==> flow/design.v <==
module uart_rx#(
	parameter CLK_FRE 	= 50,
	parameter UART_RATE = 115200
	) (
	input 				clk,    
	input 				rst_n,
	output 	 			recv_en,	
	output reg 	[ 7:0] 	recv_data,	
	input 				rx_pin 
);
parameter  RATE_CNT = (CLK_FRE * 1000_000 / UART_RATE) - 1;
reg [10:0] clk_cnt;
localparam WAIT = 2'd0, START = 2'd1, RECV = 2'd2, STOP = 2'd3;
reg [1:0] state;
assign recv_en = clk_cnt == RATE_CNT * 3 / 2;
reg [ 7:0] recv_data_r;
reg [ 2:0] recv_cnt;
always@(posedge clk)
	if(!rst_n)begin
		state 		<= WAIT;
		clk_cnt 	<= 0;
		recv_data 	<= 0;
	end
	else
	case(state)
		WAIT:
			if(!rx_pin)begin 
				recv_cnt <= 'd0;
				state <= START;
			end
		START:begin 
			if(clk_cnt == RATE_CNT / 2)begin 
				clk_cnt <= 0;
				state <= RECV;
			end
			else
				clk_cnt <= clk_cnt + 1;
		end
		RECV:begin 
			if(clk_cnt == RATE_CNT)begin 
				clk_cnt <= 0;
				recv_data_r[recv_cnt] <= rx_pin;
				recv_cnt <= recv_cnt + 1;
				state <= (recv_cnt == 7 )?STOP : RECV ;
			end
			else
				clk_cnt <= clk_cnt + 1;
		end
		STOP:begin 
			recv_data <= recv_data_r;
			if(clk_cnt == RATE_CNT * 3 / 2)begin 
				clk_cnt <= 0;
				state <= WAIT;
			end
			else 
				clk_cnt <= clk_cnt + 1;
		end
	endcase
endmodule
module uart_tx#(
	parameter CLK_FRE 	= 50,
	parameter UART_RATE = 115200
	) (
	input 				clk,    
	input 				rst_n,
	input 				send_en ,	
	output 	 			send_busy ,	
	input 		[ 7:0] 	send_data ,	
	output reg 			tx_pin
);
parameter  RATE_CNT = (CLK_FRE * 1000_000 / UART_RATE) - 1;
reg [10:0] clk_cnt;
localparam WAIT = 2'd0, START = 2'd1, SEND = 2'd2, STOP = 2'd3;
reg [1:0] state;
assign send_busy = state != WAIT;
reg [ 7:0] send_data_r;
reg [ 2:0] send_cnt;
always@(posedge clk)
	if(!rst_n)begin
		state 	<= WAIT;
		clk_cnt <= 0;
		tx_pin 	<= 1;
	end
	else
	case(state)
		WAIT:
			if(send_en)begin 
				send_data_r <= send_data;
				send_cnt <= 'd0;
				state <= START;
			end
		START:begin 
			tx_pin <= 0;
			if(clk_cnt == RATE_CNT)begin 
				clk_cnt <= 0;
				state <= SEND;
			end
			else
				clk_cnt <= clk_cnt + 1;
		end
		SEND:begin 
			tx_pin <= send_data_r[send_cnt];
			if(clk_cnt == RATE_CNT)begin 
				clk_cnt <= 0;
				send_cnt <= send_cnt + 1;
				state <= (send_cnt == 7 )?STOP : SEND ;
			end
			else
				clk_cnt <= clk_cnt + 1;
		end
		STOP:begin 
			tx_pin <= 1;
			if(clk_cnt == RATE_CNT)begin 
				clk_cnt <= 0;
				state <= WAIT;
			end
			else
				clk_cnt <= clk_cnt + 1;
		end
	endcase
endmodule
module uart_top (
	input 		clk,    
	input 		rst_n,
	input 		uart_rx,
	output		uart_tx
);
parameter CLK_FRE 		= 50;
parameter UART_RATE 	= 115200;
localparam SEND = 2'd0, WAIT = 2'd1;
reg [1:0] state;
reg  [31:0] wait_cnt;
reg  [ 7:0] send_cnt;
reg  [ 7:0] send_data;
reg  	    send_en;
wire [ 7:0] recv_data;
wire 		recv_en;
wire 		send_busy;
parameter 	ENG_NUM  = 9; 
parameter 	CHE_NUM  = 2; 
parameter 	DATA_NUM = CHE_NUM * 3 + ENG_NUM;  
wire [ DATA_NUM * 8 - 1:0] char_data = {8'hE4,8'hBD,8'hA0,8'hE5,8'hA5,8'hBD,"  World","\r\n"};
wire [ 7:0] char_byte = (send_cnt < DATA_NUM) ? char_data[ (DATA_NUM - 1 - send_cnt) * 8 +: 8] : 8'h00;
always@(posedge clk)
	if(!rst_n)begin
		state 		<= SEND;
		wait_cnt 	<= 0;
		send_cnt 	<= 0;
		send_en 	<= 'b0;
	end
	else
	case(state)
		SEND:begin  
			if(send_cnt == DATA_NUM + 1)begin 
				send_en 	<= 'b0;
				send_cnt 	<=  0;
				state 		<= WAIT;
			end
			else if(!send_busy)begin
				send_en 	<= 'b1;
				send_data 	<= char_byte;
				send_cnt 	<= send_cnt + 1;
			end
		end
		WAIT: 
			if(wait_cnt == CLK_FRE * 1000_000)begin 
				wait_cnt <= 0;
				state <= SEND;
			end
			else begin
				send_en <= recv_en;
				send_data <= recv_data;
				wait_cnt <= wait_cnt + 1;
			end
	endcase
uart_tx #(
	.CLK_FRE 	(CLK_FRE 	),
	.UART_RATE 	(UART_RATE 	)
	)uart_tx_m0(
	.clk 		(clk 		),
	.rst_n 		(rst_n 		),
	.send_en 	(send_en 	),
	.send_busy 	(send_busy 	),
	.send_data 	(send_data 	),
	.tx_pin 	(uart_tx 	)
	);
uart_rx #(
	.CLK_FRE 	(CLK_FRE 	),
	.UART_RATE 	(UART_RATE 	)
	)uart_rx_m0(
	.clk 		(clk 		),
	.rst_n 		(rst_n 		),
	.recv_en 	(recv_en 	),
	.recv_data 	(recv_data 	),
	.rx_pin 	(uart_rx 	)
	);
endmodule
* From RTL to reports: uart_top
Each step is given for the RTL above and for the edited RTL. Lines under "original" count in the file above, lines under "edited" in the edited file. "difference" is "edited" less "original", of the values as shown; "relative change" is that difference over "original", in percent. Operators: Yosys type, input widths -> output width; for muxes data width and select width s. Cell names lack the library's common part. A cell with -- has no value.
Design: top uart_top, clock clk, standard-cell library sky130hd, corner tt_025C_1v80

* Edit of the RTL
The edit as a unified diff against the file above. The edit is scripted: it alters the design's behaviour and was not made to optimise anything.
begin of diff
@@ -35,5 +35,5 @@
 			end
 			else
-				clk_cnt <= clk_cnt + 1;
+				clk_cnt <= clk_cnt - 1;
 		end
 		RECV:begin 
end of diff

* Word level
Counts by Yosys on the flattened word-level netlist (proc, flatten, opt, wreduce; memories kept). Register bits leave out memories and registers merged into their read ports (data or address). Print and check cells are left out.
Storage and ports:
- output and inout port bits | original 1, edited 1, difference 0, relative change 0.00%
- cells after elaboration | original 127, edited 128, difference +1, relative change +0.79%
- register bits | original 108, edited 108, difference 0, relative change 0.00%
- input port bits | original 3, edited 3, difference 0, relative change 0.00%
Operators by class:
- order comparisons | original 1, edited 1, difference 0, relative change 0.00%
- add/sub/neg operators | original 8, edited 9, difference +1, relative change +12.50%
- muxes and demuxes | original 42, edited 42, difference 0, relative change 0.00%
- shift operators | original 4, edited 4, difference 0, relative change 0.00%
- reductions and logical operators | original 23, edited 23, difference 0, relative change 0.00%
- bitwise logic cells | original 4, edited 4, difference 0, relative change 0.00%
- equal/unequal tests | original 30, edited 30, difference 0, relative change 0.00%
Operator list:
- $sub 11x1->11 const B | original 0, edited 1, difference +1
- $mux 2 | original 10, edited 10, difference 0, relative change 0.00%
- $mux 8 | original 8, edited 8, difference 0, relative change 0.00%
- $ne 2x2->1 const B | original 8, edited 8, difference 0, relative change 0.00%
- $ne 2x1->1 const B | original 6, edited 6, difference 0, relative change 0.00%
- $mux 1 | original 5, edited 5, difference 0, relative change 0.00%
- $mux 11 | original 5, edited 5, difference 0, relative change 0.00%
- $eq 2x2->1 const B | original 4, edited 4, difference 0, relative change 0.00%
- $mux 3 | original 4, edited 4, difference 0, relative change 0.00%
- $reduce_and 3->1 | original 4, edited 4, difference 0, relative change 0.00%
- $reduce_bool 2->1 | original 4, edited 4, difference 0, relative change 0.00%
- $eq 2x1->1 const B | original 3, edited 3, difference 0, relative change 0.00%
- $logic_not 2->1 | original 3, edited 3, difference 0, relative change 0.00%
- $reduce_and 5->1 | original 3, edited 3, difference 0, relative change 0.00%
- $add 11x1->11 const B | original 2, edited 2, difference 0, relative change 0.00%
- $add 3x1->3 const B | original 2, edited 2, difference 0, relative change 0.00%
- $eq 11x9->1 const B | original 2, edited 2, difference 0, relative change 0.00%
- $eq 3x3->1 const B | original 2, edited 2, difference 0, relative change 0.00%
- $pmux 2 s4 | original 2, edited 2, difference 0, relative change 0.00%
- $pmux 3 s2 | original 2, edited 2, difference 0, relative change 0.00%
- $reduce_and 4->1 | original 2, edited 2, difference 0, relative change 0.00%
- $reduce_bool 3->1 | original 2, edited 2, difference 0, relative change 0.00%
- $reduce_bool 4->1 | original 2, edited 2, difference 0, relative change 0.00%
- $reduce_or 3->1 | original 2, edited 2, difference 0, relative change 0.00%
- $add 32x1->32 const B | original 1, edited 1, difference 0, relative change 0.00%
- $add 8x1->8 const B | original 1, edited 1, difference 0, relative change 0.00%
- $and 8x8->8 | original 1, edited 1, difference 0, relative change 0.00%
- $eq 11x10->1 const B | original 1, edited 1, difference 0, relative change 0.00%
The list need not be complete.

* Longest topological paths
Longest topological path by Yosys (ltp), each cell counted once; first at word level (registers and memories cut), then after technology mapping (sequential cells cut; the memories' decode and read muxes count).
Depth:
- depth in word-level cells | original 7, edited 7, difference 0, relative change 0.00%
- ABC_AREA | original 0, edited 0
- mapped depth | original 8, edited 8, difference 0, relative change 0.00%
- gate-level depth less buffers | original 7, edited 7, difference 0, relative change 0.00%

* Netlist
Source: synth_stat.txt of the flow (Yosys; design flattened, memories mapped). It holds for the ABC_AREA given above (unset counts as 0); a run with the other value may have another netlist.
Synthesis totals:
- mapped flip-flops | original 110, edited 110, difference 0, relative change 0.00%
- standard cells after synthesis | original 594, edited 615, difference +21, relative change +3.54%
- sequential part of the area (µm²) | original 2502.4, edited 2502.4, difference 0.0, relative change 0.00%
- mapped area (µm²) | original 5489.0, edited 5660.4, difference +171.4, relative change +3.12%
- buffers | original 23, edited 29, difference +6, relative change +26.09%
Cells by type:
- nor2_1 | original 75, edited 96, difference +21, relative change +28.00%
- nor2b_1 | original 18, edited 5, difference -13, relative change -72.22%
- a21boi_0 | original 9, edited 0, difference -9, relative change -100.00%
- nand2_1 | original 52, edited 46, difference -6, relative change -11.54%
- o211ai_1 | original 0, edited 6, difference +6
- xor2_1 | original 42, edited 37, difference -5, relative change -11.90%
- nor3_1 | original 16, edited 11, difference -5, relative change -31.25%
- nand3_1 | original 32, edited 36, difference +4, relative change +12.50%
- clkbuf_1 | original 16, edited 20, difference +4, relative change +25.00%
- a21oi_1 | original 12, edited 16, difference +4, relative change +33.33%
- a32o_1 | original 0, edited 4, difference +4
- a31oi_1 | original 3, edited 6, difference +3, relative change +100.00%
- mux2_2 | original 3, edited 6, difference +3, relative change +100.00%
- a41oi_1 | original 1, edited 4, difference +3, relative change +300.00%
- buf_8 | original 0, edited 3, difference +3
- or4_1 | original 0, edited 3, difference +3
- nand4_1 | original 25, edited 23, difference -2, relative change -8.00%
- o21ai_0 | original 21, edited 19, difference -2, relative change -9.52%
The list need not be complete. By module: a second synthesis without flattening, with its own total; a netlist apart from the flattened one above.
Second synthesis, totals:
- cells (unflattened synthesis) | original 595, edited 629, difference +34, relative change +5.71%
- area total of the unflattened synthesis (µm²) | original 5740.5, edited 5900.7, difference +160.2, relative change +2.79%
Each row is one instance without its submodules.
Modules, original:
- uart_top | cells 308, area 2730.1 µm², seq. area 1101.1 µm², instances 1
- uart_rx | cells 181, area 1799.2 µm², seq. area 790.8 µm², instances 1
- uart_tx | cells 106, area 1211.2 µm², seq. area 610.6 µm², instances 1
Modules, edited:
- uart_top | cells 308, area 2730.1 µm², seq. area 1101.1 µm², instances 1
- uart_rx | cells 215, area 1964.4 µm², seq. area 790.8 µm², instances 1
- uart_tx | cells 106, area 1206.2 µm², seq. area 610.6 µm², instances 1

* Path before layout
Path of least setup slack by OpenSTA after synthesis, without wires, with an ideal clock, recovery checks aside; 20% of the period is set as input and as output delay. Where synthesis merged equal registers, the netlist keeps one of their names.
Timing path after synthesis:
- path type | original input-to-reg, edited input-to-reg
- from | original input port rst_n, edited input port rst_n
- to | original register send_data[0], edited register uart_rx_m0.recv_data_r[0]
- data required time (ns) | original 19.630, edited 19.602, difference -0.028, relative change -0.14%
- stages | original 4, edited 2, difference -2, relative change -50.00%
- delay of the path (ns) | original 1.328, edited 1.435, difference +0.107, relative change +8.06%
- buffers on the path | original 2, edited 0, difference -2, relative change -100.00%
- setup slack (ns) | original 14.671, edited 14.565, difference -0.106
- period (ns) | original 20.0, edited 20.0, difference 0.0, relative change 0.00%
- input delay (ns) | original 4.000, edited 4.000, difference 0.000, relative change 0.00%
- launch time at the first pin (ns) | original 4.000, edited 4.000, difference 0.000, relative change 0.00%
- arrival (ns) | original 4.958, edited 5.037, difference +0.079, relative change +1.59%
- library setup time (ns) | original 0.370, edited 0.398, difference +0.028
- period reached after synthesis (ns) | original 5.329, edited 5.435, difference +0.106, relative change +1.99%
"delay of the path" is the arrival time less input delay plus setup time. "stages" counts driving pins, that of a launching flip-flop among them; a cell with two outputs on the path counts twice. "period reached after synthesis" = period - worst setup slack (recovery checks aside). The figure is calculated, with input and output delays left at 20% of the set period. Between the ends stands the longest chain of elaborated cells between them, by number of cells; it is not shown to be the way that was timed. Of several equally long chains one is given. Each line given opens the expression or statement behind the cell; cells for indexed reads and writes are added by Yosys, which also makes memories of some case tables.
Between the ends, after synthesis, original: path through clkbuf_1 -> o21ai_2 -> buf_2 -> nor2_1, cells in the longest elaborated chain 1, elaborated cells on any way between the ends 1, source lines of those cells 0, classes of those cells 1 x reduce/logical
Ends and longest elaborated chain, after synthesis, original:
- start, declared | RTL line 124 | input rst_n,
- $reduce_and 5->1
- end, assigned | RTL line 161 | send_data <= char_byte;
- end, assigned | RTL line 172 | send_data <= recv_data;
- end, declared | RTL line 134 | reg  [ 7:0] send_data;
Between the ends, after synthesis, edited: path through inv_2 -> nor4b_1, cells in the longest elaborated chain 1, elaborated cells on any way between the ends 1, source lines of those cells 0, classes of those cells 1 x reduce/logical
Ends and longest elaborated chain, after synthesis, edited:
- start, declared | RTL line 124 | input rst_n,
- $reduce_and 3->1
- end, assigned | RTL line 42 | recv_data_r[recv_cnt] <= rx_pin;
- end, declared | RTL line 16 | reg [ 7:0] recv_data_r;

* Worst path after layout
From the final timing report of the runs of pair A: the path of least setup slack in the routed layout; clock arrival at registers is part of the times.
Timing path post-layout:
- path type | original input-to-reg, edited input-to-reg
- from | original input port rst_n, edited input port rst_n
- to | original register uart_rx_m0.recv_data_r[5], edited register uart_rx_m0.recv_data_r[7]
- setup slack (ns) | original 2.94, edited 2.54, difference -0.40
- buffers on the path | original 2, edited 2, difference 0, relative change 0.00%
- input delay (ns) | original 1.12, edited 1.12, difference 0.00, relative change 0.00%
- stages | original 4, edited 4, difference 0, relative change 0.00%
- data required time (ns) | original 5.59, edited 5.67, difference +0.08, relative change +1.43%
- arrival (ns) | original 2.65, edited 3.14, difference +0.49, relative change +18.49%
- launch time at the first pin (ns) | original 1.12, edited 1.12, difference 0.00, relative change 0.00%
- library setup time (ns) | original 0.36, edited 0.29, difference -0.07
- period (ns) | original 5.61, edited 5.61, difference 0.00, relative change 0.00%
Between the ends stands the longest chain of elaborated cells between them, by number of cells; it is not shown to be the way that was timed. Of several equally long chains one is given.
Between the ends, post-layout, original: path through clkdlybuf4s50_1 -> buf_4 -> nand3_1 -> a21oi_1, cells in the longest elaborated chain 1, elaborated cells on any way between the ends 1, source lines of those cells 0, classes of those cells 1 x reduce/logical
Ends and longest elaborated chain, post-layout, original:
- start, declared | RTL line 124 | input rst_n,
- $reduce_and 3->1
- end, assigned | RTL line 42 | recv_data_r[recv_cnt] <= rx_pin;
- end, declared | RTL line 16 | reg [ 7:0] recv_data_r;
Between the ends, post-layout, edited: path through clkdlybuf4s50_1 -> inv_2 -> nor4b_1 -> buf_4, cells in the longest elaborated chain 1, elaborated cells on any way between the ends 1, source lines of those cells 0, classes of those cells 1 x reduce/logical
Ends and longest elaborated chain, post-layout, edited:
- start, declared | RTL line 124 | input rst_n,
- $reduce_and 3->1
- end, assigned | RTL line 42 | recv_data_r[recv_cnt] <= rx_pin;
- end, declared | RTL line 16 | reg [ 7:0] recv_data_r;

* Flow runs
Both versions went through the flow (Yosys, OpenROAD) with the same settings in each pair. Constraints: input delay and output delay 20% of the set period each, output load 0.01 pF.
Settings, pair A: CORE_UTILIZATION 40, period_ns 5.61, CAP_MARGIN 20, CORE_MARGIN 2, SLEW_MARGIN 20
Measured results, pair A:
- post-synthesis cell area (µm²) | original 5489.0, edited 5660.4, difference +171.4, relative change +3.12%
- clock period reached (ns) | original 2.669, edited 3.074, difference +0.405, relative change +15.17%
- setup slack of the worst path (ns) | original 2.941, edited 2.536, difference -0.405
- total negative slack (ns) | original 0.000, edited 0.000, difference 0.000
- standard-cell area of the final layout (µm²) | original 5964.5, edited 6132.1, difference +167.6, relative change +2.81%
- final worst hold slack (ns) | original 0.415, edited 0.422, difference +0.007
- post-layout utilization (%) | original 44.7, edited 44.3, difference -0.4
- area of the die (µm²) | original 14676.1, edited 15119.2, difference +443.1, relative change +3.02%
- total power after layout (uW) | original 1973, edited 2182, difference +209, relative change +10.59%
Settings, pair B: CORE_ASPECT_RATIO 0.59, CORE_UTILIZATION 47, CTS_CLUSTER_SIZE 71, GPL_TIMING_DRIVEN 1, PLACE_DENSITY 0.37, SETUP_SLACK_MARGIN 0.11, TNS_END_PERCENT 100, period_ns 4.04, CAP_MARGIN 20, CORE_MARGIN 2, SLEW_MARGIN 20
Measured results, pair B:
- post-synthesis cell area (µm²) | original 5489.0, edited 5660.4, difference +171.4, relative change +3.12%
- clock period reached (ns) | original 2.482, edited 2.602, difference +0.120, relative change +4.83%
- setup slack of the worst path (ns) | original 1.558, edited 1.438, difference -0.120
- total negative slack (ns) | original 0.000, edited 0.000, difference 0.000
- standard-cell area of the final layout (µm²) | original 5946.9, edited 6092.1, difference +145.2, relative change +2.44%
- final worst hold slack (ns) | original 0.434, edited 0.421, difference -0.013
- post-layout utilization (%) | original 51.9, edited 52.5, difference +0.6
- area of the die (µm²) | original 12589.5, edited 12967.9, difference +378.4, relative change +3.01%
- total power after layout (uW) | original 2780, edited 2963, difference +183, relative change +6.58%
"clock period reached" is the run's clock period less its worst setup slack. It is reckoned from that one timing run; input and output delays stay at 20% of the period that was set. "total power after layout": no workload was simulated; the value follows from the tool's default switching activity.
